==> flow/design.v <==
module sixteen_bit_reg(D, clk, rst, Q, enable);
	input enable;
	input[15:0] D;
	input clk, rst;
	output reg [15:0] Q;
	always @(posedge clk or posedge rst) begin
		if (rst == 1'b1)
			Q <= 16'b0;
		else if (enable == 1'b1)
			Q <= D;
		end
endmodule
module eight_bit_reg(D,clk,rst,Q);
input[7:0] D;
input clk, rst;
output reg [7:0] Q;
always @(posedge clk or posedge rst) begin
	if (rst == 1'b1)
		Q <= 8'b0;
	else 
		Q <= D;
	end
endmodule
module program_counter(clk, rst, bus, select, pc_enable, out);
	input clk, rst, pc_enable, select;
	input [15:0] bus;
	output reg [15:0] out;
	reg [15:0] mux_out;
	always @(select or out or bus) begin
		if (select == 1'b0)
			mux_out = out + 1'b1;
		else
			mux_out = bus;
	end
	always @(posedge clk or posedge rst) begin
		if (rst == 1'b1)
			out <= 16'b0;
		else if (pc_enable == 1'b1)
			out <= mux_out;
		end
endmodule
module stack_pointer(in, out, sel, enable, clk, rst);
	input enable, clk, rst;
	input [1:0] sel;
	input [15:0] in;
	output reg [15:0] out;
	reg [15:0] temp;
	always @(sel or out or in) begin
		if (sel == 2'b00)
			temp = in;
		else if (sel == 2'b01)
			temp = out + 1'b1;
		else 
			temp = out - 1'b1;
	end
	always @(posedge clk or posedge rst) begin
		if (rst == 1'b1)
			out <= 16'b1111111111111111;
		else if (enable == 1'b1)
			out <= temp;
	end
endmodule
module FA(a,b,cin,cout,s);
	input a, b, cin;
	output cout, s;
	assign s = (~a & b & ~cin) | (a & ~b & ~cin) | (~a & ~b & cin) | (a & b & cin);
	assign cout = (a & b) | (a & cin) | (b & cin);
endmodule
module sixteenBit_FA(a,b,cin,cout,s);
	input [15:0] a, b;
	input cin;
	output [15:0] s;
	output cout;
	wire c1, c2, c3;
	wire[14:0] c_outs;
	FA fa1(.a(a[0]), .b(b[0]), .cin(cin), .cout(c_outs[0]), .s(s[0]));
	FA fa2(.a(a[1]), .b(b[1]), .cin(c_outs[0]), .cout(c_outs[1]), .s(s[1]));
	FA fa3(.a(a[2]), .b(b[2]), .cin(c_outs[1]), .cout(c_outs[2]), .s(s[2]));
	FA fa4(.a(a[3]), .b(b[3]), .cin(c_outs[2]), .cout(c_outs[3]), .s(s[3]));
	FA fa5(.a(a[4]), .b(b[4]), .cin(c_outs[3]), .cout(c_outs[4]), .s(s[4]));
	FA fa6(.a(a[5]), .b(b[5]), .cin(c_outs[4]), .cout(c_outs[5]), .s(s[5]));
	FA fa7(.a(a[6]), .b(b[6]), .cin(c_outs[5]), .cout(c_outs[6]), .s(s[6]));
	FA fa8(.a(a[7]), .b(b[7]), .cin(c_outs[6]), .cout(c_outs[7]), .s(s[7]));
	FA fa9(.a(a[8]), .b(b[8]), .cin(c_outs[7]), .cout(c_outs[8]), .s(s[8]));
	FA fa10(.a(a[9]), .b(b[9]), .cin(c_outs[8]), .cout(c_outs[9]), .s(s[9]));
	FA fa11(.a(a[10]), .b(b[10]), .cin(c_outs[9]), .cout(c_outs[10]), .s(s[10]));
	FA fa12(.a(a[11]), .b(b[11]), .cin(c_outs[10]), .cout(c_outs[11]), .s(s[11]));
	FA fa13(.a(a[12]), .b(b[12]), .cin(c_outs[11]), .cout(c_outs[12]), .s(s[12]));
	FA fa14(.a(a[13]), .b(b[13]), .cin(c_outs[12]), .cout(c_outs[13]), .s(s[13]));
	FA fa15(.a(a[14]), .b(b[14]), .cin(c_outs[13]), .cout(c_outs[14]), .s(s[14]));
	FA fa16(.a(a[15]), .b(b[15]), .cin(c_outs[14]), .cout(cout), .s(s[15]));
endmodule
module sixteen_bit_xor(a,b,out);
	input [15:0] a,b;
	output [15:0] out;
	assign out = a ^ b;
endmodule
module multiplier(a, b, l_m, r_m);
input [15:0] a, b; 
output [15:0] l_m, r_m;
wire [31:0] m;
assign m = a*b;
assign l_m = m[15:0];
assign r_m = m[31:16];
endmodule
module status_register_encoder(add_out, c_out, status_reg);
input[15:0] add_out;
input c_out;
output [3:0] status_reg;
reg p,n,z,c;
assign status_reg = {n, p, z, c};
always @(add_out or c_out) begin
	if (add_out[15] == 1'b1)
		n = 1'b1;
	else
		n = 1'b0;
	if (add_out[15] == 1'b0)
		p = 1'b1;
	else 
		p = 1'b0;
	if (c_out == 1'b1)
		c = 1'b1;
	else
		c = 1'b0;
	if (add_out == 16'b0)
		z = 1'b1;
	else
		z = 1'b0;
end
endmodule
module alu(clk, rst, a, b, addsub, xor_ctrl, acc_out, acc_enable, a_enable, mul_acc_out, mul_out_ctrl, status_reg, add_ctrl);
	input clk, rst, addsub, xor_ctrl, acc_enable, a_enable, mul_out_ctrl, add_ctrl;
	input[15:0] a,b;
	output[15:0] acc_out,mul_acc_out;
	output [3:0] status_reg;
	wire [15:0] add_out, xor_out, acc_in, a_reg, l_m_out, r_m_out;
	wire c_out;
	reg [15:0] b_mux;
	always @(b or addsub) begin
		if (addsub == 1'b1)
			b_mux = ~b;
		else 
			b_mux = b;
	end
	sixteen_bit_reg a_register(.D(a), .clk(clk), .rst(rst), .Q(a_reg), .enable(a_enable));
	sixteenBit_FA adder_circuit(.a(a_reg),.b(b_mux),.cin(addsub),.cout(c_out),.s(add_out));
	sixteen_bit_xor xor_circuit(.a(a_reg),.b(b),.out(xor_out));
	multiplier multiplier_circuit(.a(a_reg), .b(b), .l_m(l_m_out), .r_m(r_m_out));
	assign acc_in = ({16{add_ctrl}} & add_out) | ({16{xor_ctrl}} & xor_out) | ({16{mul_out_ctrl}} & l_m_out);
	sixteen_bit_reg accumulator(.D(acc_in), .clk(clk), .rst(rst), .Q(acc_out), .enable(acc_enable));
	sixteen_bit_reg mul_accumulator(.D(r_m_out), .clk(clk), .rst(rst), .Q(mul_acc_out), .enable(acc_enable));
	status_register_encoder sr(.add_out(add_out), .c_out(c_out), .status_reg(status_reg));
endmodule
module binary_to_reg_sig(bin, enable, r_sig);
	input[3:0] bin;
	input enable;
	output reg[15:0] r_sig;
	wire [4:0] temp;
	assign temp = {enable,bin};
	always @(temp) begin
	case (temp)
	5'b10000 : begin r_sig = 16'b0000000000000001; end
	5'b10001 : begin r_sig = 16'b0000000000000010; end
	5'b10010 : begin r_sig = 16'b0000000000000100; end
	5'b10011 : begin r_sig = 16'b0000000000001000; end
	5'b10100 : begin r_sig = 16'b0000000000010000; end
	5'b10101 : begin r_sig = 16'b0000000000100000; end
	5'b10110 : begin r_sig = 16'b0000000001000000; end
	5'b10111 : begin r_sig = 16'b0000000010000000; end
	5'b11000 : begin r_sig = 16'b0000000100000000; end
	5'b11001 : begin r_sig = 16'b0000001000000000; end
	5'b11010 : begin r_sig = 16'b0000010000000000; end
	5'b11011 : begin r_sig = 16'b0000100000000000; end
	5'b11100 : begin r_sig = 16'b0001000000000000; end
	5'b11101 : begin r_sig = 16'b0010000000000000; end
	5'b11110 : begin r_sig = 16'b0100000000000000; end
	5'b11111 : begin r_sig = 16'b1000000000000000; end
	default : begin r_sig = 16'b0000000000000000; end
	endcase
	end
endmodule
module next_state(instr, state, next_state, status_reg);
	input [15:0] instr;
	input [7:0] state;
	output reg [7:0] next_state;
	input[3:0] status_reg;
	wire[14:0] temp;
	assign temp = {status_reg[3:1], instr[15:12], state};
	always @(temp) begin
		casez (temp)
		15'bzzzzzzz00000000: begin next_state = 8'b1111; end  
		15'bzzzzzzz00001111: begin next_state = 8'b0001; end  
		15'bzzz000000000001: begin next_state = 8'b0010; end  
		15'bzzz000100000001: begin next_state = 8'b0011; end  
		15'bzzz001000000001: begin next_state = 8'b1001; end  
		15'bzzz001100000001: begin next_state = 8'b0110; end  
		15'bzzz010000000001: begin next_state = 8'b1100; end  
		15'bzzz010100000001: begin next_state = 8'b0100; end  
		15'bzzz011000000001: begin next_state = 8'b0101; end  
		15'bzzz100000000001: begin next_state = 8'b10011; end  
		15'bzzz100100000001: begin next_state = 8'b10111; end  
		15'bzzz101000000001: begin next_state = 8'b11011; end  
		15'bzzz101100000001: begin next_state = 8'b100001; end  
		15'bzzz110000000001: begin next_state = 8'b00100110; end  
		15'bzzz110100000001: begin next_state = 8'b00101001; end  
		15'bzzz111000000001: begin next_state = 8'b00101110; end  
		15'bzzz111100000001: begin next_state = 8'b00101111; end  
		15'bzzz011100000001: begin next_state = 8'b00101000; end  
		15'bzzzzzzz00000010: begin next_state = 8'b0000; end  
		15'bzzzzzzz00000011: begin next_state = 8'b0000; end  
		15'bzzzzzzz00001011: begin next_state = 8'b0000; end  
		15'bzzzzzzz00001000: begin next_state = 8'b0000; end  
 		15'bzzzzzzz00001110: begin next_state = 8'b0000; end  
		15'bzzzzzzz00000100: begin next_state = 8'b0000; end  
		15'bzzzzzzz00000101: begin next_state = 8'b0000; end  
		15'bzzzzzzz00100111: begin next_state = 8'b0000; end  
		15'bzzzzzzz00001001: begin next_state = 8'b1010; end
		15'bzzzzzzz00001010: begin next_state = 8'b1011; end
		15'bzzzzzzz00000110: begin next_state = 8'b0111; end
		15'bzzzzzzz00000111: begin next_state = 8'b1000; end
		15'bzzzzzzz00001100: begin next_state = 8'b1101; end
		15'bzzzzzzz00001101: begin next_state = 8'b1110; end
		15'bzzzzzzz00010011: begin next_state = 8'b10100; end 
		15'bzzzzzzz00010100: begin next_state = 8'b10101; end
		15'bzzzzzzz00010101: begin next_state = 8'b10110; end
		15'bzzzzzzz00010111: begin next_state = 8'b00011000; end
		15'bzzzzzzz00011000: begin next_state = 8'b00011001; end
		15'bzzzzzzz00011001: begin next_state = 8'b00011010; end
		15'bzzzzzzz00011011: begin next_state = 8'b00011100; end
		15'bzzzzzzz00011100: begin next_state = 8'b00011101; end
		15'bzzzzzzz00011101: begin next_state = 8'b00011110; end
		15'bzzzzzzz00011110: begin next_state = 8'b00011111; end
		15'bzzzzzzz00011111: begin next_state = 8'b00100000; end
		15'bzzzzzzz00100000: begin next_state = 8'b00100101; end
		15'bzzzzzzz00100001: begin next_state = 8'b00100010; end
		15'bzzzzzzz00100010: begin next_state = 8'b00100011; end
		15'bzzzzzzz00100011: begin next_state = 8'b00100100; end
		15'bzzzzzzz00100110: begin next_state = 8'b00100111; end
		15'bzz1zzzz00101001: begin next_state = 8'b00101010; end 
		15'bzzzzzzz00101010: begin next_state = 8'b00101100; end
		15'bzzzzzzz00101100: begin next_state = 8'b00101101; end
		15'bzz0zzzz00101001: begin next_state = 8'b00101011; end
		15'b1zzzzzz00101110: begin next_state = 8'b00101010; end 
		15'b0zzzzzz00101110: begin next_state = 8'b00101011; end
		15'bz1zzzzz00101111: begin next_state = 8'b00101010; end 
		15'bz0zzzzz00101111: begin next_state = 8'b00101011; end
		15'bzzzzzzz00101000 : begin next_state = 8'b10000; end
		15'bzzzzzzz00010000 : begin next_state = 8'b10001; end
		15'bzzzzzzz00010001 : begin next_state = 8'b10010; end
		default : begin next_state = 8'b0; end
		endcase
		end
endmodule
module control_output
	(
		state, instr, rin, rout, gin, gout, pcin, pcout, addsub, 
		a_in, xorctrl, ctrl_out, ram_addr_sel, ram_out_ctrl, 
		instr_enable, pc_enable,wr_enable, sp_sel, d_select, 
		sr_sel, mul_out_ctrl, mul_acc_out_ctrl, add_ctrl	
	);
	input [7:0] state;
	input [15:0] instr;
	output [15:0] rin, rout;
	output reg gin, gout, pcin, pcout, addsub, a_in, xorctrl, ctrl_out; 
	output reg ram_addr_sel, ram_out_ctrl, instr_enable, pc_enable; 
	output reg wr_enable, d_select, sr_sel, mul_out_ctrl, mul_acc_out_ctrl, add_ctrl;
	output reg [1:0] sp_sel;
	reg rx_in,rx_out, ry_in, ry_out;
	wire [15:0] rx_in_data, rx_out_data, ry_in_data, ry_out_data, rmull_in_data;
	reg [15:0] sp_enable, SR_enable;
	reg mull_set;
	assign rin = rx_in_data | ry_in_data | {sp_enable << 15} | {SR_enable << 14} | rmull_in_data;
	assign rout = rx_out_data | ry_out_data;
	always @(state) begin
		case(state)
		8'b00000: begin ctrl_out = 1'b0; rx_in = 1'b0; rx_out = 1'b0; ry_in = 1'b0; ry_out = 1'b0; gin = 1'b0; gout = 1'b0; pcin = 1'b0; pcout = 1'b0; addsub = 1'b0; a_in = 1'b0; xorctrl = 1'b0; add_ctrl = 1'b0; ram_addr_sel = 1'b0; ram_out_ctrl = 1'b0; instr_enable = 1'b0; pc_enable = 1'b0; wr_enable = 1'b0; sp_sel = 2'b00; sp_enable = 1'b0; d_select = 1'b0; SR_enable = 1'b0; sr_sel = 1'b0; mull_set = 1'b0; mul_out_ctrl = 1'b0; mul_acc_out_ctrl	= 1'b0; end  
		8'b01111: begin ctrl_out = 1'b0; rx_in = 1'b0; rx_out = 1'b0; ry_in = 1'b0; ry_out = 1'b0; gin = 1'b0; gout = 1'b0; pcin = 1'b0; pcout = 1'b0; addsub = 1'b0; a_in = 1'b0; xorctrl = 1'b0; add_ctrl = 1'b0; ram_addr_sel = 1'b0; ram_out_ctrl = 1'b1; instr_enable = 1'b1; pc_enable = 1'b0; wr_enable = 1'b0; sp_sel = 2'b00; sp_enable = 1'b0; d_select = 1'b0; SR_enable = 1'b0; sr_sel = 1'b0; mull_set = 1'b0; mul_out_ctrl = 1'b0; mul_acc_out_ctrl	= 1'b0; end   
		8'b00001: begin ctrl_out = 1'b0; rx_in = 1'b0; rx_out = 1'b0; ry_in = 1'b0; ry_out = 1'b0; gin = 1'b0; gout = 1'b0; pcin = 1'b0; pcout = 1'b0; addsub = 1'b0; a_in = 1'b0; xorctrl = 1'b0; add_ctrl = 1'b0; ram_addr_sel = 1'b0; ram_out_ctrl = 1'b0; instr_enable = 1'b0; pc_enable = 1'b0; wr_enable = 1'b0; sp_sel = 2'b00; sp_enable = 1'b0; d_select = 1'b0; SR_enable = 1'b0; sr_sel = 1'b0; mull_set = 1'b0; mul_out_ctrl = 1'b0; mul_acc_out_ctrl	= 1'b0; end  
		8'b00010: begin ctrl_out = 1'b1; rx_in = 1'b1; rx_out = 1'b0; ry_in = 1'b0; ry_out = 1'b0; gin = 1'b0; gout = 1'b0; pcin = 1'b0; pcout = 1'b0; addsub = 1'b0; a_in = 1'b0; xorctrl = 1'b0; add_ctrl = 1'b0; ram_addr_sel = 1'b0; ram_out_ctrl = 1'b0; instr_enable = 1'b0; pc_enable = 1'b1; wr_enable = 1'b0; sp_sel = 2'b00; sp_enable = 1'b0; d_select = 1'b0; SR_enable = 1'b0; sr_sel = 1'b0; mull_set = 1'b0; mul_out_ctrl = 1'b0; mul_acc_out_ctrl	= 1'b0; end
		8'b00011: begin ctrl_out = 1'b0; rx_in = 1'b1; rx_out = 1'b0; ry_in = 1'b0; ry_out = 1'b1; gin = 1'b0; gout = 1'b0; pcin = 1'b0; pcout = 1'b0; addsub = 1'b0; a_in = 1'b0; xorctrl = 1'b0; add_ctrl = 1'b0; ram_addr_sel = 1'b0; ram_out_ctrl = 1'b0; instr_enable = 1'b0; pc_enable = 1'b1; wr_enable = 1'b0; sp_sel = 2'b00; sp_enable = 1'b0; d_select = 1'b0; SR_enable = 1'b0; sr_sel = 1'b0; mull_set = 1'b0; mul_out_ctrl = 1'b0; mul_acc_out_ctrl	= 1'b0; end
		8'b00100: begin ctrl_out = 1'b0; rx_in = 1'b1; rx_out = 1'b0; ry_in = 1'b0; ry_out = 1'b0; gin = 1'b0; gout = 1'b0; pcin = 1'b0; pcout = 1'b1; addsub = 1'b0; a_in = 1'b0; xorctrl = 1'b0; add_ctrl = 1'b0; ram_addr_sel = 1'b0; ram_out_ctrl = 1'b0; instr_enable = 1'b0; pc_enable = 1'b1; wr_enable = 1'b0; sp_sel = 2'b00;sp_enable = 1'b0;  d_select = 1'b0; SR_enable = 1'b0; sr_sel = 1'b0; mull_set = 1'b0; mul_out_ctrl = 1'b0; mul_acc_out_ctrl	= 1'b0; end
		8'b00101: begin ctrl_out = 1'b0; rx_in = 1'b0; rx_out = 1'b1; ry_in = 1'b0; ry_out = 1'b0; gin = 1'b0; gout = 1'b0; pcin = 1'b1; pcout = 1'b0; addsub = 1'b0; a_in = 1'b0; xorctrl = 1'b0; add_ctrl = 1'b0; ram_addr_sel = 1'b0; ram_out_ctrl = 1'b0; instr_enable = 1'b0; pc_enable = 1'b1; wr_enable = 1'b0; sp_sel = 2'b00; sp_enable = 1'b0; d_select = 1'b0; SR_enable = 1'b0; sr_sel = 1'b0; mull_set = 1'b0; mul_out_ctrl = 1'b0; mul_acc_out_ctrl	= 1'b0; end
		8'b00110: begin ctrl_out = 1'b0; rx_in = 1'b0; rx_out = 1'b1; ry_in = 1'b0; ry_out = 1'b0; gin = 1'b0; gout = 1'b0; pcin = 1'b0; pcout = 1'b0; addsub = 1'b0; a_in = 1'b1; xorctrl = 1'b0; add_ctrl = 1'b0; ram_addr_sel = 1'b0; ram_out_ctrl = 1'b0; instr_enable = 1'b0; pc_enable = 1'b0; wr_enable = 1'b0; sp_sel = 2'b00; sp_enable = 1'b0; d_select = 1'b0; SR_enable = 1'b0; sr_sel = 1'b0; mull_set = 1'b0; mul_out_ctrl = 1'b0; mul_acc_out_ctrl	= 1'b0; end
		8'b00111: begin ctrl_out = 1'b0; rx_in = 1'b0; rx_out = 1'b0; ry_in = 1'b0; ry_out = 1'b1; gin = 1'b1; gout = 1'b0; pcin = 1'b0; pcout = 1'b0; addsub = 1'b1; a_in = 1'b0; xorctrl = 1'b0; add_ctrl = 1'b1; ram_addr_sel = 1'b0; ram_out_ctrl = 1'b0; instr_enable = 1'b0; pc_enable = 1'b0; wr_enable = 1'b0; sp_sel = 2'b00; sp_enable = 1'b0; d_select = 1'b0; SR_enable = 1'b0; sr_sel = 1'b0; mull_set = 1'b0; mul_out_ctrl = 1'b0; mul_acc_out_ctrl	= 1'b0; end
		8'b01000: begin ctrl_out = 1'b0; rx_in = 1'b1; rx_out = 1'b0; ry_in = 1'b0; ry_out = 1'b0; gin = 1'b0; gout = 1'b1; pcin = 1'b0; pcout = 1'b0; addsub = 1'b0; a_in = 1'b0; xorctrl = 1'b0; add_ctrl = 1'b0; ram_addr_sel = 1'b0; ram_out_ctrl = 1'b0; instr_enable = 1'b0; pc_enable = 1'b1; wr_enable = 1'b0; sp_sel = 2'b00; sp_enable = 1'b0; d_select = 1'b0; SR_enable = 1'b0; sr_sel = 1'b0; mull_set = 1'b0; mul_out_ctrl = 1'b0; mul_acc_out_ctrl	= 1'b0; end
		8'b01001: begin ctrl_out = 1'b0; rx_in = 1'b0; rx_out = 1'b1; ry_in = 1'b0; ry_out = 1'b0; gin = 1'b0; gout = 1'b0; pcin = 1'b0; pcout = 1'b0; addsub = 1'b0; a_in = 1'b1; xorctrl = 1'b0; add_ctrl = 1'b0; ram_addr_sel = 1'b0; ram_out_ctrl = 1'b0; instr_enable = 1'b0; pc_enable = 1'b0; wr_enable = 1'b0; sp_sel = 2'b00; sp_enable = 1'b0; d_select = 1'b0; SR_enable = 1'b0; sr_sel = 1'b0; mull_set = 1'b0; mul_out_ctrl = 1'b0; mul_acc_out_ctrl	= 1'b0; end
		8'b01010: begin ctrl_out = 1'b0; rx_in = 1'b0; rx_out = 1'b0; ry_in = 1'b0; ry_out = 1'b1; gin = 1'b1; gout = 1'b0; pcin = 1'b0; pcout = 1'b0; addsub = 1'b0; a_in = 1'b0; xorctrl = 1'b0; add_ctrl = 1'b1; ram_addr_sel = 1'b0; ram_out_ctrl = 1'b0; instr_enable = 1'b0; pc_enable = 1'b0; wr_enable = 1'b0; sp_sel = 2'b00; sp_enable = 1'b0; d_select = 1'b0; SR_enable = 1'b0; sr_sel = 1'b0; mull_set = 1'b0; mul_out_ctrl = 1'b0; mul_acc_out_ctrl	= 1'b0; end
		8'b01011: begin ctrl_out = 1'b0; rx_in = 1'b1; rx_out = 1'b0; ry_in = 1'b0; ry_out = 1'b0; gin = 1'b0; gout = 1'b1; pcin = 1'b0; pcout = 1'b0; addsub = 1'b0; a_in = 1'b0; xorctrl = 1'b0; add_ctrl = 1'b0; ram_addr_sel = 1'b0; ram_out_ctrl = 1'b0; instr_enable = 1'b0; pc_enable = 1'b1; wr_enable = 1'b0; sp_sel = 2'b00;sp_enable = 1'b0;  d_select = 1'b0; SR_enable = 1'b0; sr_sel = 1'b0; mull_set = 1'b0; mul_out_ctrl = 1'b0; mul_acc_out_ctrl	= 1'b0; end 
		8'b01100: begin ctrl_out = 1'b0; rx_in = 1'b0; rx_out = 1'b1; ry_in = 1'b0; ry_out = 1'b0; gin = 1'b0; gout = 1'b0; pcin = 1'b0; pcout = 1'b0; addsub = 1'b0; a_in = 1'b1; xorctrl = 1'b0; add_ctrl = 1'b0; ram_addr_sel = 1'b0; ram_out_ctrl = 1'b0; instr_enable = 1'b0; pc_enable = 1'b0; wr_enable = 1'b0; sp_sel = 2'b00; sp_enable = 1'b0; d_select = 1'b0; SR_enable = 1'b0; sr_sel = 1'b0; mull_set = 1'b0; mul_out_ctrl = 1'b0; mul_acc_out_ctrl	= 1'b0; end
		8'b01101: begin ctrl_out = 1'b0; rx_in = 1'b0; rx_out = 1'b0; ry_in = 1'b0; ry_out = 1'b1; gin = 1'b1; gout = 1'b0; pcin = 1'b0; pcout = 1'b0; addsub = 1'b0; a_in = 1'b0; xorctrl = 1'b1; add_ctrl = 1'b0; ram_addr_sel = 1'b0; ram_out_ctrl = 1'b0; instr_enable = 1'b0; pc_enable = 1'b0; wr_enable = 1'b0; sp_sel = 2'b00; sp_enable = 1'b0; d_select = 1'b0; SR_enable = 1'b0; sr_sel = 1'b0; mull_set = 1'b0; mul_out_ctrl = 1'b0; mul_acc_out_ctrl	= 1'b0; end
		8'b01110: begin ctrl_out = 1'b0; rx_in = 1'b1; rx_out = 1'b0; ry_in = 1'b0; ry_out = 1'b0; gin = 1'b0; gout = 1'b1; pcin = 1'b0; pcout = 1'b0; addsub = 1'b0; a_in = 1'b0; xorctrl = 1'b0; add_ctrl = 1'b0; ram_addr_sel = 1'b0; ram_out_ctrl = 1'b0; instr_enable = 1'b0; pc_enable = 1'b1; wr_enable = 1'b0; sp_sel = 2'b00; sp_enable = 1'b0; d_select = 1'b0; SR_enable = 1'b0; sr_sel = 1'b0; mull_set = 1'b0; mul_out_ctrl = 1'b0; mul_acc_out_ctrl	= 1'b0; end 
		8'b10011: begin ctrl_out = 1'b0; rx_in = 1'b0; rx_out = 1'b0; ry_in = 1'b0; ry_out = 1'b0; gin = 1'b0; gout = 1'b0; pcin = 1'b0; pcout = 1'b0; addsub = 1'b0; a_in = 1'b0; xorctrl = 1'b0; add_ctrl = 1'b0; ram_addr_sel = 1'b1; ram_out_ctrl = 1'b0; instr_enable = 1'b0; pc_enable = 1'b0; wr_enable = 1'b0; sp_sel = 2'b00; sp_enable = 1'b0; d_select = 1'b0; SR_enable = 1'b0; sr_sel = 1'b0; mull_set = 1'b0; mul_out_ctrl = 1'b0; mul_acc_out_ctrl	= 1'b0; end
		8'b10100: begin ctrl_out = 1'b0; rx_in = 1'b0; rx_out = 1'b0; ry_in = 1'b0; ry_out = 1'b0; gin = 1'b0; gout = 1'b0; pcin = 1'b0; pcout = 1'b0; addsub = 1'b0; a_in = 1'b0; xorctrl = 1'b0; add_ctrl = 1'b0; ram_addr_sel = 1'b1; ram_out_ctrl = 1'b0; instr_enable = 1'b0; pc_enable = 1'b0; wr_enable = 1'b0; sp_sel = 2'b00; sp_enable = 1'b0; d_select = 1'b0; SR_enable = 1'b0; sr_sel = 1'b0; mull_set = 1'b0; mul_out_ctrl = 1'b0; mul_acc_out_ctrl	= 1'b0; end
		8'b10101: begin ctrl_out = 1'b0; rx_in = 1'b0; rx_out = 1'b1; ry_in = 1'b0; ry_out = 1'b0; gin = 1'b0; gout = 1'b0; pcin = 1'b0; pcout = 1'b0; addsub = 1'b0; a_in = 1'b0; xorctrl = 1'b0; add_ctrl = 1'b0; ram_addr_sel = 1'b1; ram_out_ctrl = 1'b0; instr_enable = 1'b0; pc_enable = 1'b0; wr_enable = 1'b1; sp_sel = 2'b00; sp_enable = 1'b0; d_select = 1'b0; SR_enable = 1'b0; sr_sel = 1'b0; mull_set = 1'b0; mul_out_ctrl = 1'b0; mul_acc_out_ctrl	= 1'b0; end
		8'b10110: begin ctrl_out = 1'b0; rx_in = 1'b0; rx_out = 1'b0; ry_in = 1'b0; ry_out = 1'b0; gin = 1'b0; gout = 1'b0; pcin = 1'b0; pcout = 1'b0; addsub = 1'b0; a_in = 1'b0; xorctrl = 1'b0; add_ctrl = 1'b0; ram_addr_sel = 1'b0; ram_out_ctrl = 1'b0; instr_enable = 1'b0; pc_enable = 1'b1; wr_enable = 1'b0; sp_sel = 2'b10; sp_enable = 1'b1; d_select = 1'b0; SR_enable = 1'b0; sr_sel = 1'b0; mull_set = 1'b0; mul_out_ctrl = 1'b0; mul_acc_out_ctrl	= 1'b0; end
		8'b10111: begin ctrl_out = 1'b0; rx_in = 1'b0; rx_out = 1'b0; ry_in = 1'b0; ry_out = 1'b0; gin = 1'b0; gout = 1'b0; pcin = 1'b0; pcout = 1'b0; addsub = 1'b0; a_in = 1'b0; xorctrl = 1'b0; add_ctrl = 1'b0; ram_addr_sel = 1'b0; ram_out_ctrl = 1'b0; instr_enable = 1'b0; pc_enable = 1'b0; wr_enable = 1'b0; sp_sel = 2'b01; sp_enable = 1'b1; d_select = 1'b0; SR_enable = 1'b0; sr_sel = 1'b0; mull_set = 1'b0; mul_out_ctrl = 1'b0; mul_acc_out_ctrl	= 1'b0; end
		8'b11000: begin ctrl_out = 1'b0; rx_in = 1'b0; rx_out = 1'b0; ry_in = 1'b0; ry_out = 1'b0; gin = 1'b0; gout = 1'b0; pcin = 1'b0; pcout = 1'b0; addsub = 1'b0; a_in = 1'b0; xorctrl = 1'b0; add_ctrl = 1'b0; ram_addr_sel = 1'b1; ram_out_ctrl = 1'b0; instr_enable = 1'b0; pc_enable = 1'b0; wr_enable = 1'b0; sp_sel = 2'b00; sp_enable = 1'b0; d_select = 1'b0; SR_enable = 1'b0; sr_sel = 1'b0; mull_set = 1'b0; mul_out_ctrl = 1'b0; mul_acc_out_ctrl	= 1'b0; end
		8'b11001: begin ctrl_out = 1'b0; rx_in = 1'b0; rx_out = 1'b0; ry_in = 1'b0; ry_out = 1'b0; gin = 1'b0; gout = 1'b0; pcin = 1'b0; pcout = 1'b0; addsub = 1'b0; a_in = 1'b0; xorctrl = 1'b0; add_ctrl = 1'b0; ram_addr_sel = 1'b1; ram_out_ctrl = 1'b0; instr_enable = 1'b0; pc_enable = 1'b0; wr_enable = 1'b0; sp_sel = 2'b00; sp_enable = 1'b0; d_select = 1'b0; SR_enable = 1'b0; sr_sel = 1'b0; mull_set = 1'b0; mul_out_ctrl = 1'b0; mul_acc_out_ctrl	= 1'b0; end
		8'b11010: begin ctrl_out = 1'b0; rx_in = 1'b1; rx_out = 1'b0; ry_in = 1'b0; ry_out = 1'b0; gin = 1'b0; gout = 1'b0; pcin = 1'b0; pcout = 1'b0; addsub = 1'b0; a_in = 1'b0; xorctrl = 1'b0; add_ctrl = 1'b0; ram_addr_sel = 1'b1; ram_out_ctrl = 1'b1; instr_enable = 1'b0; pc_enable = 1'b1; wr_enable = 1'b0; sp_sel = 2'b0;  sp_enable = 1'b0; d_select = 1'b0; SR_enable = 1'b0; sr_sel = 1'b0; mull_set = 1'b0; mul_out_ctrl = 1'b0; mul_acc_out_ctrl	= 1'b0; end
		8'b11011: begin ctrl_out = 1'b0; rx_in = 1'b0; rx_out = 1'b0; ry_in = 1'b0; ry_out = 1'b0; gin = 1'b0; gout = 1'b0; pcin = 1'b0; pcout = 1'b0; addsub = 1'b0; a_in = 1'b0; xorctrl = 1'b0; add_ctrl = 1'b0; ram_addr_sel = 1'b0; ram_out_ctrl = 1'b0; instr_enable = 1'b0; pc_enable = 1'b1; wr_enable = 1'b0; sp_sel = 2'b00; sp_enable = 1'b0; d_select = 1'b0; SR_enable = 1'b0; sr_sel = 1'b0; mull_set = 1'b0; mul_out_ctrl = 1'b0; mul_acc_out_ctrl	= 1'b0; end
		8'b11100: begin ctrl_out = 1'b0; rx_in = 1'b0; rx_out = 1'b0; ry_in = 1'b0; ry_out = 1'b0; gin = 1'b0; gout = 1'b0; pcin = 1'b0; pcout = 1'b0; addsub = 1'b0; a_in = 1'b0; xorctrl = 1'b0; add_ctrl = 1'b0; ram_addr_sel = 1'b0; ram_out_ctrl = 1'b0; instr_enable = 1'b0; pc_enable = 1'b0; wr_enable = 1'b0; sp_sel = 2'b00; sp_enable = 1'b0; d_select = 1'b0; SR_enable = 1'b0; sr_sel = 1'b0; mull_set = 1'b0; mul_out_ctrl = 1'b0; mul_acc_out_ctrl	= 1'b0; end
		8'b11101: begin ctrl_out = 1'b0; rx_in = 1'b0; rx_out = 1'b0; ry_in = 1'b0; ry_out = 1'b0; gin = 1'b0; gout = 1'b0; pcin = 1'b0; pcout = 1'b0; addsub = 1'b0; a_in = 1'b0; xorctrl = 1'b0; add_ctrl = 1'b0; ram_addr_sel = 1'b0; ram_out_ctrl = 1'b1; instr_enable = 1'b1; pc_enable = 1'b0; wr_enable = 1'b0; sp_sel = 2'b00; sp_enable = 1'b0; d_select = 1'b0; SR_enable = 1'b0; sr_sel = 1'b0; mull_set = 1'b0; mul_out_ctrl = 1'b0; mul_acc_out_ctrl	= 1'b0; end
		8'b11110: begin ctrl_out = 1'b0; rx_in = 1'b0; rx_out = 1'b0; ry_in = 1'b0; ry_out = 1'b0; gin = 1'b0; gout = 1'b0; pcin = 1'b0; pcout = 1'b0; addsub = 1'b0; a_in = 1'b0; xorctrl = 1'b0; add_ctrl = 1'b0; ram_addr_sel = 1'b1; ram_out_ctrl = 1'b0; instr_enable = 1'b0; pc_enable = 1'b1; wr_enable = 1'b0; sp_sel = 2'b00; sp_enable = 1'b0; d_select = 1'b0; SR_enable = 1'b0; sr_sel = 1'b0; mull_set = 1'b0; mul_out_ctrl = 1'b0; mul_acc_out_ctrl	= 1'b0; end
		8'b11111: begin ctrl_out = 1'b0; rx_in = 1'b0; rx_out = 1'b0; ry_in = 1'b0; ry_out = 1'b0; gin = 1'b0; gout = 1'b0; pcin = 1'b0; pcout = 1'b1; addsub = 1'b0; a_in = 1'b0; xorctrl = 1'b0; add_ctrl = 1'b0; ram_addr_sel = 1'b1; ram_out_ctrl = 1'b0; instr_enable = 1'b0; pc_enable = 1'b0; wr_enable = 1'b1; sp_sel = 2'b00; sp_enable = 1'b0; d_select = 1'b0; SR_enable = 1'b0; sr_sel = 1'b0; mull_set = 1'b0; mul_out_ctrl = 1'b0; mul_acc_out_ctrl	= 1'b0; end
		8'b100000: begin ctrl_out = 1'b0; rx_in = 1'b0; rx_out = 1'b0; ry_in = 1'b0; ry_out = 1'b0; gin = 1'b0; gout = 1'b0; pcin = 1'b0; pcout = 1'b0; addsub = 1'b0; a_in = 1'b0; xorctrl = 1'b0; add_ctrl = 1'b0; ram_addr_sel = 1'b0; ram_out_ctrl = 1'b0; instr_enable = 1'b0; pc_enable = 1'b1; wr_enable = 1'b0; sp_sel = 2'b10; sp_enable = 1'b1; d_select = 1'b0; SR_enable = 1'b0; sr_sel = 1'b0; mull_set = 1'b0; mul_out_ctrl = 1'b0; mul_acc_out_ctrl = 1'b0; end
		8'b100101: begin ctrl_out = 1'b1; rx_in = 1'b0; rx_out = 1'b0; ry_in = 1'b0; ry_out = 1'b0; gin = 1'b0; gout = 1'b0; pcin = 1'b1; pcout = 1'b0; addsub = 1'b0; a_in = 1'b0; xorctrl = 1'b0; add_ctrl = 1'b0; ram_addr_sel = 1'b0; ram_out_ctrl = 1'b0; instr_enable = 1'b0; pc_enable = 1'b1; wr_enable = 1'b0; sp_sel = 2'b10; sp_enable = 1'b0; d_select = 1'b1; SR_enable = 1'b0; sr_sel = 1'b0; mull_set = 1'b0; mul_out_ctrl = 1'b0; mul_acc_out_ctrl = 1'b0; end
		8'b100001: begin ctrl_out = 1'b0; rx_in = 1'b0; rx_out = 1'b0; ry_in = 1'b0; ry_out = 1'b0; gin = 1'b0; gout = 1'b0; pcin = 1'b0; pcout = 1'b0; addsub = 1'b0; a_in = 1'b0; xorctrl = 1'b0; add_ctrl = 1'b0; ram_addr_sel = 1'b0; ram_out_ctrl = 1'b0; instr_enable = 1'b0; pc_enable = 1'b0; wr_enable = 1'b0; sp_sel = 2'b01; sp_enable = 1'b1; d_select = 1'b0; SR_enable = 1'b0; sr_sel = 1'b0; mull_set = 1'b0; mul_out_ctrl = 1'b0; mul_acc_out_ctrl = 1'b0; end
		8'b100010: begin ctrl_out = 1'b0; rx_in = 1'b0; rx_out = 1'b0; ry_in = 1'b0; ry_out = 1'b0; gin = 1'b0; gout = 1'b0; pcin = 1'b0; pcout = 1'b0; addsub = 1'b0; a_in = 1'b0; xorctrl = 1'b0; add_ctrl = 1'b0; ram_addr_sel = 1'b1; ram_out_ctrl = 1'b0; instr_enable = 1'b0; pc_enable = 1'b0; wr_enable = 1'b0; sp_sel = 2'b00; sp_enable = 1'b0; d_select = 1'b0; SR_enable = 1'b0; sr_sel = 1'b0; mull_set = 1'b0; mul_out_ctrl = 1'b0; mul_acc_out_ctrl = 1'b0; end
		8'b100011: begin ctrl_out = 1'b0; rx_in = 1'b0; rx_out = 1'b0; ry_in = 1'b0; ry_out = 1'b0; gin = 1'b0; gout = 1'b0; pcin = 1'b0; pcout = 1'b0; addsub = 1'b0; a_in = 1'b0; xorctrl = 1'b0; add_ctrl = 1'b0; ram_addr_sel = 1'b1; ram_out_ctrl = 1'b0; instr_enable = 1'b0; pc_enable = 1'b0; wr_enable = 1'b0; sp_sel = 2'b00; sp_enable = 1'b0; d_select = 1'b0; SR_enable = 1'b0; sr_sel = 1'b0; mull_set = 1'b0; mul_out_ctrl = 1'b0; mul_acc_out_ctrl = 1'b0; end
		8'b100100: begin ctrl_out = 1'b0; rx_in = 1'b0; rx_out = 1'b0; ry_in = 1'b0; ry_out = 1'b0; gin = 1'b0; gout = 1'b0; pcin = 1'b1; pcout = 1'b0; addsub = 1'b0; a_in = 1'b0; xorctrl = 1'b0; add_ctrl = 1'b0; ram_addr_sel = 1'b1; ram_out_ctrl = 1'b1; instr_enable = 1'b0; pc_enable = 1'b1; wr_enable = 1'b0; sp_sel = 2'b00; sp_enable = 1'b0; d_select = 1'b0; SR_enable = 1'b0; sr_sel = 1'b0; mull_set = 1'b0; mul_out_ctrl = 1'b0; mul_acc_out_ctrl = 1'b0; end
		8'b100110: begin ctrl_out = 1'b0; rx_in = 1'b0; rx_out = 1'b1; ry_in = 1'b0; ry_out = 1'b0; gin = 1'b0; gout = 1'b0; pcin = 1'b0; pcout = 1'b0; addsub = 1'b0; a_in = 1'b1; xorctrl = 1'b0; add_ctrl = 1'b0; ram_addr_sel = 1'b0; ram_out_ctrl = 1'b0; instr_enable = 1'b0; pc_enable = 1'b0; wr_enable = 1'b0; sp_sel = 2'b00; sp_enable = 1'b0; d_select = 1'b0; SR_enable = 1'b0; sr_sel = 1'b0; mull_set = 1'b0; mul_out_ctrl = 1'b0; mul_acc_out_ctrl = 1'b0; end 
		8'b100111: begin ctrl_out = 1'b0; rx_in = 1'b0; rx_out = 1'b0; ry_in = 1'b0; ry_out = 1'b1; gin = 1'b0; gout = 1'b0; pcin = 1'b0; pcout = 1'b0; addsub = 1'b1; a_in = 1'b0; xorctrl = 1'b0; add_ctrl = 1'b0; ram_addr_sel = 1'b0; ram_out_ctrl = 1'b0; instr_enable = 1'b0; pc_enable = 1'b1; wr_enable = 1'b0; sp_sel = 2'b00; sp_enable = 1'b0; d_select = 1'b0; SR_enable = 1'b1; sr_sel = 1'b1; mull_set = 1'b0; mul_out_ctrl = 1'b0; mul_acc_out_ctrl = 1'b0; end
		8'b101001: begin ctrl_out = 1'b0; rx_in = 1'b0; rx_out = 1'b0; ry_in = 1'b0; ry_out = 1'b0; gin = 1'b0; gout = 1'b0; pcin = 1'b0; pcout = 1'b0; addsub = 1'b0; a_in = 1'b0; xorctrl = 1'b0; add_ctrl = 1'b0; ram_addr_sel = 1'b0; ram_out_ctrl = 1'b0; instr_enable = 1'b0; pc_enable = 1'b1; wr_enable = 1'b0; sp_sel = 2'b00; sp_enable = 1'b0; d_select = 1'b0; SR_enable = 1'b0; sr_sel = 1'b0; mull_set = 1'b0; mul_out_ctrl = 1'b0; mul_acc_out_ctrl = 1'b0; end
		8'b101110: begin ctrl_out = 1'b0; rx_in = 1'b0; rx_out = 1'b0; ry_in = 1'b0; ry_out = 1'b0; gin = 1'b0; gout = 1'b0; pcin = 1'b0; pcout = 1'b0; addsub = 1'b0; a_in = 1'b0; xorctrl = 1'b0; add_ctrl = 1'b0; ram_addr_sel = 1'b0; ram_out_ctrl = 1'b0; instr_enable = 1'b0; pc_enable = 1'b1; wr_enable = 1'b0; sp_sel = 2'b00; sp_enable = 1'b0; d_select = 1'b0; SR_enable = 1'b0; sr_sel = 1'b0; mull_set = 1'b0; mul_out_ctrl = 1'b0; mul_acc_out_ctrl = 1'b0; end
		8'b101111: begin ctrl_out = 1'b0; rx_in = 1'b0; rx_out = 1'b0; ry_in = 1'b0; ry_out = 1'b0; gin = 1'b0; gout = 1'b0; pcin = 1'b0; pcout = 1'b0; addsub = 1'b0; a_in = 1'b0; xorctrl = 1'b0; add_ctrl = 1'b0; ram_addr_sel = 1'b0; ram_out_ctrl = 1'b0; instr_enable = 1'b0; pc_enable = 1'b1; wr_enable = 1'b0; sp_sel = 2'b00; sp_enable = 1'b0; d_select = 1'b0; SR_enable = 1'b0; sr_sel = 1'b0; mull_set = 1'b0; mul_out_ctrl = 1'b0; mul_acc_out_ctrl = 1'b0; end
		8'b101010: begin ctrl_out = 1'b0; rx_in = 1'b0; rx_out = 1'b0; ry_in = 1'b0; ry_out = 1'b0; gin = 1'b0; gout = 1'b0; pcin = 1'b0; pcout = 1'b0; addsub = 1'b0; a_in = 1'b0; xorctrl = 1'b0; add_ctrl = 1'b0; ram_addr_sel = 1'b0; ram_out_ctrl = 1'b0; instr_enable = 1'b0; pc_enable = 1'b0; wr_enable = 1'b0; sp_sel = 2'b00; sp_enable = 1'b0; d_select = 1'b0;  SR_enable = 1'b0; sr_sel = 1'b0; mull_set = 1'b0; mul_out_ctrl = 1'b0; mul_acc_out_ctrl = 1'b0; end
		8'b101011: begin ctrl_out = 1'b0; rx_in = 1'b0; rx_out = 1'b0; ry_in = 1'b0; ry_out = 1'b0; gin = 1'b0; gout = 1'b0; pcin = 1'b0; pcout = 1'b0; addsub = 1'b0; a_in = 1'b0; xorctrl = 1'b0; add_ctrl = 1'b0; ram_addr_sel = 1'b0; ram_out_ctrl = 1'b0; instr_enable = 1'b0; pc_enable = 1'b1; wr_enable = 1'b0; sp_sel = 2'b00; sp_enable = 1'b0; d_select = 1'b0; SR_enable = 1'b0; sr_sel = 1'b0; mull_set = 1'b0; mul_out_ctrl = 1'b0; mul_acc_out_ctrl = 1'b0; end
		8'b101100: begin ctrl_out = 1'b0; rx_in = 1'b0; rx_out = 1'b0; ry_in = 1'b0; ry_out = 1'b0; gin = 1'b0; gout = 1'b0; pcin = 1'b0; pcout = 1'b0; addsub = 1'b0; a_in = 1'b0; xorctrl = 1'b0; add_ctrl = 1'b0; ram_addr_sel = 1'b0; ram_out_ctrl = 1'b1; instr_enable = 1'b1; pc_enable = 1'b0; wr_enable = 1'b0; sp_sel = 2'b00; sp_enable = 1'b0; d_select = 1'b0;  SR_enable = 1'b0; sr_sel = 1'b0; mull_set = 1'b0; mul_out_ctrl = 1'b0; mul_acc_out_ctrl = 1'b0; end
		8'b101101: begin ctrl_out = 1'b1; rx_in = 1'b0; rx_out = 1'b0; ry_in = 1'b0; ry_out = 1'b0; gin = 1'b0; gout = 1'b0; pcin = 1'b1; pcout = 1'b0; addsub = 1'b0; a_in = 1'b0; xorctrl = 1'b0; add_ctrl = 1'b0; ram_addr_sel = 1'b0; ram_out_ctrl = 1'b0; instr_enable = 1'b0; pc_enable = 1'b1; wr_enable = 1'b0; sp_sel = 2'b00; sp_enable = 1'b0; d_select = 1'b1;  SR_enable = 1'b0; sr_sel = 1'b0; mull_set = 1'b0; mul_out_ctrl = 1'b0; mul_acc_out_ctrl = 1'b0; end
		8'b00101000: begin ctrl_out = 1'b0; rx_in = 1'b0; rx_out = 1'b1; ry_in = 1'b0; ry_out = 1'b0; gin = 1'b0; gout = 1'b0; pcin = 1'b0; pcout = 1'b0; addsub = 1'b0; a_in = 1'b1; xorctrl = 1'b0; add_ctrl = 1'b0; ram_addr_sel = 1'b0; ram_out_ctrl = 1'b0; instr_enable = 1'b0; pc_enable = 1'b0; wr_enable = 1'b0; sp_sel = 2'b00; sp_enable = 1'b0; d_select = 1'b0;  SR_enable = 1'b0; sr_sel = 1'b0; mull_set = 1'b0; mul_out_ctrl = 1'b0; mul_acc_out_ctrl = 1'b0; end
		8'b00010000: begin ctrl_out = 1'b0; rx_in = 1'b0; rx_out = 1'b0; ry_in = 1'b0; ry_out = 1'b1; gin = 1'b1; gout = 1'b0; pcin = 1'b0; pcout = 1'b0; addsub = 1'b0; a_in = 1'b0; xorctrl = 1'b0; add_ctrl = 1'b0; ram_addr_sel = 1'b0; ram_out_ctrl = 1'b0; instr_enable = 1'b0; pc_enable = 1'b0; wr_enable = 1'b0; sp_sel = 2'b00; sp_enable = 1'b0; d_select = 1'b0;  SR_enable = 1'b0; sr_sel = 1'b0; mull_set = 1'b0; mul_out_ctrl = 1'b1; mul_acc_out_ctrl = 1'b0; end
		8'b00010001: begin ctrl_out = 1'b0; rx_in = 1'b1; rx_out = 1'b0; ry_in = 1'b0; ry_out = 1'b0; gin = 1'b0; gout = 1'b1; pcin = 1'b0; pcout = 1'b0; addsub = 1'b0; a_in = 1'b0; xorctrl = 1'b0; add_ctrl = 1'b0; ram_addr_sel = 1'b0; ram_out_ctrl = 1'b0; instr_enable = 1'b0; pc_enable = 1'b0; wr_enable = 1'b0; sp_sel = 2'b00; sp_enable = 1'b0; d_select = 1'b0;  SR_enable = 1'b0; sr_sel = 1'b0; mull_set = 1'b0; mul_out_ctrl = 1'b0; mul_acc_out_ctrl = 1'b0; end
		8'b00010010: begin ctrl_out = 1'b0; rx_in = 1'b0; rx_out = 1'b0; ry_in = 1'b0; ry_out = 1'b0; gin = 1'b0; gout = 1'b0; pcin = 1'b0; pcout = 1'b0; addsub = 1'b0; a_in = 1'b0; xorctrl = 1'b0; add_ctrl = 1'b0; ram_addr_sel = 1'b0; ram_out_ctrl = 1'b0; instr_enable = 1'b0; pc_enable = 1'b1; wr_enable = 1'b0; sp_sel = 2'b00; sp_enable = 1'b0; d_select = 1'b0;  SR_enable = 1'b0; sr_sel = 1'b0; mull_set = 1'b1; mul_out_ctrl = 1'b0; mul_acc_out_ctrl = 1'b1; end
		default  : begin ctrl_out = 1'b0; rx_in = 1'b0; rx_out = 1'b0; ry_in = 1'b0; ry_out = 1'b0; gin = 1'b0; gout = 1'b0; pcin = 1'b0; pcout = 1'b0; addsub = 1'b0; a_in = 1'b0; xorctrl = 1'b0; add_ctrl = 1'b0; ram_addr_sel = 1'b0; ram_out_ctrl = 1'b0; instr_enable = 1'b0; pc_enable = 1'b0; wr_enable = 1'b0; sp_sel = 2'b00; sp_enable = 1'b0; d_select = 1'b0;  SR_enable = 1'b0; sr_sel = 1'b0; mull_set = 1'b0; mul_out_ctrl = 1'b0; mul_acc_out_ctrl = 1'b0; end
	endcase
	end
	wire [3:0] rx, ry;
	assign rx = instr[11:8];
	assign ry = instr[7:4];
	binary_to_reg_sig get_rx_in(.bin(rx), .enable(rx_in), .r_sig(rx_in_data));
	binary_to_reg_sig get_rx_out(.bin(rx), .enable(rx_out), .r_sig(rx_out_data));
	binary_to_reg_sig get_ry_in(.bin(ry), .enable(ry_in), .r_sig(ry_in_data));
	binary_to_reg_sig get_ry_out(.bin(ry), .enable(ry_out), .r_sig(ry_out_data));
	wire mull_32;
	assign mull_32 = (rx >= 4'b1000 && rx <= 4'b1101 && mull_set);
	binary_to_reg_sig get_mull_R(.bin(rx + 1'b1),.enable(mull_32), .r_sig(rmull_in_data));
endmodule
module control_unit 
	(
		clk, rst, instr, rin, 
		rout, gin, gout, pcin, 
		pcout, addsub, a_in, 
		xorctrl, ctrl_out, 
		out,ram_addr_sel, ram_out_ctrl, instr_enable, pc_enable, wr_enable, sp_sel, sr_sel, current_status,
		mul_out_ctrl, mul_acc_out_ctrl, add_ctrl	
	);
	input clk, rst;
	input [3:0] current_status;
	input [15:0]instr;
	output [15:0] rin, rout;
	output gin, gout, pcin, pcout, addsub, a_in, xorctrl , ctrl_out, ram_addr_sel, ram_out_ctrl, instr_enable, pc_enable, wr_enable, sr_sel, mul_out_ctrl, mul_acc_out_ctrl,add_ctrl;
	output reg [15:0] out;
	output [1:0] sp_sel;
	wire d_select;
	always @(d_select or instr) begin
		if (d_select == 1'b0)
			out = {8'b0,instr[7:0]};
		else 
			out = instr;
	end
	wire [7:0] curr_state, next_state;
	eight_bit_reg state_reg(.D(next_state),.clk(clk),.rst(rst),.Q(curr_state));
	next_state inst_next_state(.instr(instr),.state(curr_state),.next_state(next_state), .status_reg(current_status));
	control_output get_outputs(.state(curr_state),.instr(instr),.rin(rin), .rout(rout), .gin(gin), .gout(gout)
		, .pcin(pcin), .pcout(pcout), .addsub(addsub),.a_in(a_in), .xorctrl(xorctrl) , .ctrl_out(ctrl_out),
		.ram_addr_sel(ram_addr_sel), .ram_out_ctrl(ram_out_ctrl), .instr_enable(instr_enable), .pc_enable(pc_enable),
		.wr_enable(wr_enable), .sp_sel(sp_sel), .d_select(d_select), .sr_sel(sr_sel),
		.mul_out_ctrl(mul_out_ctrl), .mul_acc_out_ctrl(mul_acc_out_ctrl),.add_ctrl(add_ctrl)	
		);
endmodule
module binary_to_7Seg(binary, sevenSeg);
	input[3:0] binary;
	output reg[6:0]  sevenSeg;
	always @(binary) begin
		case (binary)
		4'b0000 : begin sevenSeg = 7'b1000000; end
		4'b0001 : begin sevenSeg = 7'b1111001; end
		4'b0010 : begin sevenSeg = 7'b0100100; end
		4'b0011 : begin sevenSeg = 7'b0110000; end
		4'b0100 : begin sevenSeg = 7'b0011001; end
		4'b0101 : begin sevenSeg = 7'b0010010; end
		4'b0110 : begin sevenSeg = 7'b0000010; end
		4'b0111 : begin sevenSeg = 7'b1111000; end
		4'b1000 : begin sevenSeg = 7'b0000000; end
		4'b1001 : begin sevenSeg = 7'b0010000; end
		4'b1010 : begin sevenSeg = 7'b0001000; end
		4'b1011 : begin sevenSeg = 7'b0000011; end
		4'b1100 : begin sevenSeg = 7'b1000110; end
		4'b1101 : begin sevenSeg = 7'b0100001; end
		4'b1110 : begin sevenSeg = 7'b0000110; end
		4'b1111 : begin sevenSeg = 7'b0001110; end
		default : begin sevenSeg = 7'b1000000; end
	endcase
	end
endmodule
module seven_seg_controller(sw, r0, r1, r2, r3, r4, r5, r6, r7, r8,r9,r10,r11,r12,r13,r14,r15, displ);
input[3:0] sw;  
input[15:0] r0,r1,r2,r3,r4,r5,r6,r7,r8,r9,r10,r11,r12,r13,r14,r15;  
reg[15:0] val;
output[27:0] displ;  
always @(sw or r0 or r1 or r2 or r3 or r4 or r5 or r6 or r7 or r8 or r9 or r10 or r11 or r12 or r13 or r14 or r15) begin
	case (sw)
	4'b000 : begin val = r0; end
	4'b001 : begin val = r1; end
	4'b010 : begin val = r2; end
	4'b011 : begin val = r3; end
	4'b100 : begin val = r4; end
	4'b101 : begin val = r5; end
	4'b110 : begin val = r6; end
	4'b111 : begin val = r7; end
	4'b1000 : begin val = r8; end
	4'b1001 : begin val = r9; end
	4'b1010 : begin val = r10; end
	4'b1011 : begin val = r11; end
	4'b1100 : begin val = r12; end
	4'b1101 : begin val = r13; end
	4'b1110 : begin val = r14; end
	4'b1111 : begin val = r15; end
endcase
end
binary_to_7Seg bin2seg_inst0(.binary(val[3:0]), .sevenSeg(displ[6:0]));
binary_to_7Seg bin2seg_inst1(.binary(val[7:4]), .sevenSeg(displ[13:7]));
binary_to_7Seg bin2seg_inst2(.binary(val[11:8]), .sevenSeg(displ[20:14]));
binary_to_7Seg bin2seg_inst3(.binary(val[15:12]), .sevenSeg(displ[27:21]));
endmodule
module datapath(clk, rst, sw, seg0, seg1,seg2,seg3, mem_addr, mem_wdata, mem_we, mem_rdata);
	input clk, rst;
	input [3:0] sw;
	output [6:0] seg0,seg1,seg2,seg3;
	output [15:0] mem_addr;
	output [15:0] mem_wdata;
	output mem_we;
	input [15:0] mem_rdata;
	wire [15:0] rin, rout;
	wire wr_enable, ram_addr_sel, pcin, ram_out_ctrl, instr_ctrl, acc_enable, acc_out_ctrl, pc_enable, pc_out_ctrl, addsub, a_enable, xor_ctrl, cu_out_ctrl, mul_out_ctrl, mul_acc_out_ctrl, sr_sel, add_ctrl;
	wire[15:0] instr, bus, instr_address, cu_out, r0_out, r1_out,r2_out, r3_out, r4_out, r5_out, r6_out, r7_out, r8_out, r9_out,r10_out, r11_out, r12_out, r13_out, mul_acc_out, sp_out;
	wire [15:0] ra_in, acc_out, sr_out;
	reg [15:0] ram_address, sr_in;
	wire [15:0] ram_out;
	wire[1:0] sp_sel;
	wire[3:0] status_reg;
	sixteen_bit_reg instruction_register(.clk(clk),.rst(rst),.D(bus),.Q(instr),.enable(instr_ctrl));
	program_counter pc(.clk(clk),.rst(rst), .select(pcin), .bus(bus), .out(instr_address),.pc_enable(pc_enable));
	always@(ram_addr_sel or sp_out or instr_address) begin
		if (ram_addr_sel == 1'b1)
			ram_address <= sp_out;
		else 
			ram_address <= instr_address;
	end
	assign mem_addr = ram_address;
	assign mem_wdata = bus;
	assign mem_we = wr_enable;
	assign ram_out = mem_rdata;
	control_unit control_unit_inst
	(	
		.clk(clk), .rst(rst), .instr(instr), .rin(rin), 
		.rout(rout), .gin(acc_enable), .gout(acc_out_ctrl), .pcin(pcin), 
		.pcout(pc_out_ctrl), .addsub(addsub), .a_in(a_enable), 
		.xorctrl(xor_ctrl), .ctrl_out(cu_out_ctrl), 
		.out(cu_out),.ram_addr_sel(ram_addr_sel), .ram_out_ctrl(ram_out_ctrl), 
		.instr_enable(instr_ctrl),.pc_enable(pc_enable), .wr_enable(wr_enable), .sp_sel(sp_sel), .sr_sel(sr_sel), .current_status(sr_out[3:0]),
		.mul_out_ctrl(mul_out_ctrl), .mul_acc_out_ctrl(mul_acc_out_ctrl),
		.add_ctrl(add_ctrl)	
	);
	alu alu_inst(
		.clk(clk), .rst(rst), .a(bus),.a_enable(a_enable), 
		.b(bus), .addsub(addsub), .xor_ctrl(xor_ctrl), .acc_out(acc_out), .acc_enable(acc_enable)
		,.mul_acc_out(mul_acc_out), .mul_out_ctrl(mul_out_ctrl), .status_reg(status_reg), .add_ctrl(add_ctrl)
		);
	wire [27:0] displays;
	assign seg0 = displays[6:0];
	assign seg1 = displays[13:7];
	assign seg2 = displays[20:14];
	assign seg3 = displays[27:21];
	seven_seg_controller display_driver
	(
		.sw(sw), .r0(r0_out), .r1(r1_out), .r2(r2_out), 
		.r3(r3_out), .r4(r4_out), .r5(r5_out), .r6(r6_out),
		.r7(r7_out), 
		.r8(r8_out),
		.r9(r9_out),
		.r10(r10_out),
		.r11(r11_out),
		.r12(r12_out),
		.r13(r13_out),
		.r14(sr_out),
		.r15(sp_out),
		.displ(displays)
	);
	stack_pointer sp(.in(bus), .out(sp_out), .sel(sp_sel), .enable(rin[15]), .clk(clk), .rst(rst));
	sixteen_bit_reg r0(.D(bus), .clk(clk), .rst(rst), .Q(r0_out),.enable(rin[0]));
	sixteen_bit_reg r1(.D(bus), .clk(clk), .rst(rst), .Q(r1_out),.enable(rin[1]));
	sixteen_bit_reg r2(.D(bus), .clk(clk), .rst(rst), .Q(r2_out),.enable(rin[2]));
	sixteen_bit_reg r3(.D(bus), .clk(clk), .rst(rst), .Q(r3_out),.enable(rin[3]));
	sixteen_bit_reg r4(.D(bus), .clk(clk), .rst(rst), .Q(r4_out),.enable(rin[4]));
	sixteen_bit_reg r5(.D(bus), .clk(clk), .rst(rst), .Q(r5_out),.enable(rin[5]));
	sixteen_bit_reg r6(.D(bus), .clk(clk), .rst(rst), .Q(r6_out),.enable(rin[6]));
	sixteen_bit_reg r7(.D(bus), .clk(clk), .rst(rst), .Q(r7_out),.enable(rin[7]));
	sixteen_bit_reg r8(.D(bus), .clk(clk), .rst(rst), .Q(r8_out),.enable(rin[8]));
	sixteen_bit_reg r9(.D(bus), .clk(clk), .rst(rst), .Q(r9_out),.enable(rin[9]));
	sixteen_bit_reg r10(.D(bus), .clk(clk), .rst(rst), .Q(r10_out),.enable(rin[10]));
	sixteen_bit_reg r11(.D(bus), .clk(clk), .rst(rst), .Q(r11_out),.enable(rin[11]));
	sixteen_bit_reg r12(.D(bus), .clk(clk), .rst(rst), .Q(r12_out),.enable(rin[12]));
	sixteen_bit_reg r13(.D(bus), .clk(clk), .rst(rst), .Q(r13_out),.enable(rin[13]));
	assign bus = ({16{pc_out_ctrl}} & instr_address) | ({16{ram_out_ctrl}} & ram_out)
		| ({16{cu_out_ctrl}} & cu_out) | ({16{acc_out_ctrl}} & acc_out)
		| ({16{mul_acc_out_ctrl}} & mul_acc_out)
		| ({16{rout[15]}} & sp_out) | ({16{rout[14]}} & sr_out)
		| ({16{rout[0]}} & r0_out) | ({16{rout[1]}} & r1_out) | ({16{rout[2]}} & r2_out) | ({16{rout[3]}} & r3_out)
		| ({16{rout[4]}} & r4_out) | ({16{rout[5]}} & r5_out) | ({16{rout[6]}} & r6_out) | ({16{rout[7]}} & r7_out)
		| ({16{rout[8]}} & r8_out) | ({16{rout[9]}} & r9_out) | ({16{rout[10]}} & r10_out) | ({16{rout[11]}} & r11_out)
		| ({16{rout[12]}} & r12_out) | ({16{rout[13]}} & r13_out);
	always@(status_reg or bus or sr_sel) begin
		if (sr_sel == 1'b0)
			sr_in = bus;
		else
			sr_in = status_reg;
	end
	sixteen_bit_reg status_register(.D(sr_in), .clk(clk), .rst(rst), .Q(sr_out),.enable(rin[14]));
endmodule
Step by step through the tools: datapath --
What the tools print for datapath, step after step. Line numbers count from 1 in the design file above. Cell names lack the library's common part. Not given: n/a
Inputs: design top datapath, clock input clk, standard-cell library sky130hd, corner tt_025C_1v80

Word-level counts --
Source: Yosys, flattened and elaborated, memories not mapped. Widths are those after wreduce. Registers that Yosys merges into a memory's read port (data or address) are not register bits. Print and check cells do not count. Equal cells are merged and count once. Memory sizes are those after Yosys's memory passes, which may raise the word count (mostly to a power of two), join words into wider ones and drop unused or constant bits.
Word-level totals: memories 10, memory bits (read-only) 4672, output and inout port bits 61, bits of input ports 22, word-level cells 469, flip-flop bits (word level) 342
Memory list:
- (no name shown) | depth 64, bits a word 26, read ports 1, write ports 0, RTL line 275 | case(state)
- (no name shown) | depth 32, bits a word 16, read ports 1, write ports 0, RTL line 161 | case (temp)
Further memories, not shown: 8.
Cells by class: $lt $le $gt $ge 2, reductions and logical operators 9, mux-type cells 14, multipliers 1, bitwise logic cells 341, equality and inequality tests 66, add/sub/neg operators 4

Longest topological paths --
Longest topological path by Yosys (ltp), each cell counted once; first at word level (registers and memories cut), then after technology mapping (sequential cells cut; the memories' decode and read muxes count).
Logic depth: depth in word-level cells 78, ABC_AREA 1, gate-level depth with buffers 42, gate-level depth less buffers 40

Synthesis result --
Source: synth_stat.txt of the flow (Yosys; design flattened, memories mapped). It holds for the ABC_AREA given above (unset counts as 0); a run with the other value may have another netlist. The area totals of this step are shown rounded.
Cell types:
- dfrtp_1 | number 326, total area 8.16E+03 um^2
- fa_1 | number 209, total area 4.18E+03 um^2
- nand2_1 | number 949, total area 3.56E+03 um^2
- inv_1 | number 628, total area 2.36E+03 um^2
- ha_1 | number 171, total area 2.14E+03 um^2
Not listed: further types 55, cells in them 1670.
Synthesis totals: area of sequential cells 0.008578 mm^2, buffers 172, chip area (Yosys) 0.02985 mm^2, cells in the netlist 3953, flip-flops 342

Worst setup path after synthesis --
Source: OpenSTA report_checks on the synthesized netlist (no wires, ideal clock, input and output delay 20% of the period each), path of least setup slack; recovery checks are left aside. Register names are those of the netlist, which keeps one name where synthesis merged equal registers.
Timing post-synthesis: path type input to register, from in mem_rdata[1], to reg status_register.Q[3], setup time 0.076 ns, launch time at the first pin 1.860 ns, arrival time 8.600 ns, required time 9.224 ns, buffers on the path 0, external input delay 1.860 ns, stages on the path 29, clock period 9.3 ns, path delay 6.816 ns, path slack 0.624 ns, synthesis period reached 8.676 ns
"path delay" = arrival - input delay + setup time. "stages on the path": output pins that drive a net of the path, with the launching flip-flop's if there is one; two outputs of one cell count as two. "synthesis period reached" is the clock period less the worst setup slack; recovery checks do not enter. This is arithmetic on one report: input and output delays are still those of the set period (20% each). The rows between start and end are the longest chain of elaborated cells between them; the timing report does not say that the signal goes this way. Where chains are equally long, one stands for them. A line is the first line of the expression or statement that the cell stems from. Yosys adds cells for indexed reads and writes and turns some case tables into memories.
Between the ends, post-synthesis: cells in the longest elaborated chain 72, elaborated cells on any way between the ends 89, classes of those cells 3 x mux; 86 x logic
Ends and longest elaborated chain, post-synthesis:
- start: declaration | RTL line 433 | input [15:0] mem_rdata;
- bitwise AND 16 bit | RTL line 505 | assign bus = ({16{pc_out_ctrl}} & instr_address) | ({16{ram_out_ctrl}} & ram_out)
- bitwise OR 16 bit (20 in a row) | RTL line 505
- [50 not listed]
- two-way mux 16 bit | RTL line 514 | if (sr_sel == 1'b0)
- end: assignment | RTL line 8 | Q <= 16'b0;
- end: assignment | RTL line 10 | Q <= D;
- end: declaration | RTL line 5 | output reg [15:0] Q;

Path in the finished layout --
From the final timing report of run B: the path of least setup slack in the routed layout; clock arrival at registers is part of the times.
Timing after layout: path type register to register, from reg control_unit_inst.state_reg.Q[0], to reg status_register.Q[1], launch time at the first pin 0.69 ns, arrival time 9.72 ns, setup time 0.11 ns, path slack 0.14 ns, stages on the path 37, buffers on the path 2, required time 9.86 ns, clock period 9.3 ns
The rows between start and end are the longest chain of elaborated cells between them; the timing report does not say that the signal goes this way. Where chains are equally long, one stands for them. The chain passes a memory read, where the word-level depth is cut; so it can be longer than that depth.
Between the ends, after layout: cells in the longest elaborated chain 78, elaborated cells on any way between the ends 327, classes of those cells 5 x mux; 315 x logic; 2 x reduce/logical; 5 x memory
Ends and longest elaborated chain, after layout:
- start: declaration | RTL line 16 | output reg [7:0] Q;
- start: assignment | RTL line 19 | Q <= 8'b0;
- start: assignment | RTL line 21 | Q <= D;
- memory (64 x 26 bit) | RTL line 275 | case(state)
- two-way mux 57 bit | RTL line 275
- [75 not listed]
- two-way mux 16 bit | RTL line 514 | if (sr_sel == 1'b0)
- end: assignment | RTL line 8 | Q <= 16'b0;
- end: assignment | RTL line 10 | Q <= D;
- end: declaration | RTL line 5 | output reg [15:0] Q;

Subject: flow runs of datapath

Hi,

Top module datapath; platform sky130hd; tools Yosys and OpenROAD; 4 stored runs in no particular order. Input and output delays are each 20% of the period that was set; the output load is 0.01 pF.
"achieved clock period" means the clock period less the worst setup slack. The figure is calculated, with input and output delays left at 20% of the set period.
"worst setup path time" is the time allowed to the run's worst setup path (the clock period less input and output delay, where it has them) less its slack. Clock arrival times count: a late capture clock shortens it, a late launch clock lengthens it.
The measured numbers are rounded.
[run A] settings: CELL_PAD_IN_SITES_DETAIL_PLACEMENT=2, CORE_MARGIN=3, CORE_UTILIZATION=68, CTS_CLUSTER_SIZE=25, GPL_ROUTABILITY_DRIVEN=1, GPL_TIMING_DRIVEN=1, MAX_ROUTING_LAYER=met5, PLACE_DENSITY=0.37, SLEW_MARGIN=30, period_ns=6.28, CAP_MARGIN=20
[run A] result: did not finish, placement stopped with DPL-0033
[run B] settings: ABC_AREA=1, CAP_MARGIN=25, CELL_PAD_IN_SITES_DETAIL_PLACEMENT=1, CELL_PAD_IN_SITES_GLOBAL_PLACEMENT=3, CORE_ASPECT_RATIO=1.12, CORE_MARGIN=2, CORE_UTILIZATION=20, CTS_CLUSTER_DIAMETER=319, GPL_ROUTABILITY_DRIVEN=0, GPL_TIMING_DRIVEN=0, HOLD_SLACK_MARGIN=0.1, MAX_ROUTING_LAYER=met5, MIN_ROUTING_LAYER=met2, PLACE_DENSITY=0.37, SLEW_MARGIN=35, TNS_END_PERCENT=20, period_ns=9.3
[run B] result: chip area after synthesis (Yosys) 0.02985 mm^2, die area 0.1524 mm^2, standard-cell area of the final layout 0.03684 mm^2, worst setup slack after layout 0.139 ns, total negative slack 0.000 ns, worst hold slack 0.491 ns, achieved clock period 9.161 ns, worst setup path time 9.16 ns, worst setup path kind register to register
[run C] settings: CAP_MARGIN=15, CELL_PAD_IN_SITES_GLOBAL_PLACEMENT=1, CORE_ASPECT_RATIO=1.77, CORE_MARGIN=4, CORE_UTILIZATION=30, CTS_CLUSTER_DIAMETER=274, GPL_TIMING_DRIVEN=0, PLACE_DENSITY_LB_ADDON=0.05, SETUP_SLACK_MARGIN=1.16, period_ns=5.03, SLEW_MARGIN=20
[run C] result: chip area after synthesis (Yosys) 0.02962 mm^2, die area 0.104 mm^2, standard-cell area of the final layout 0.0417 mm^2, worst setup slack after layout -4.070 ns, total negative slack -111.4 ns, worst hold slack 0.501 ns, achieved clock period 9.100 ns, worst setup path time 9.10 ns, worst setup path kind register to register
[run D] settings: CORE_MARGIN=4, period_ns=5.15, CAP_MARGIN=20, CORE_UTILIZATION=40, SLEW_MARGIN=20
[run D] result: chip area after synthesis (Yosys) 0.02962 mm^2, die area 0.07847 mm^2, standard-cell area of the final layout 0.0416 mm^2, worst setup slack after layout -3.519 ns, total negative slack -94.27 ns, worst hold slack 0.497 ns, achieved clock period 8.669 ns, worst setup path time 8.67 ns, worst setup path kind register to register

Regards
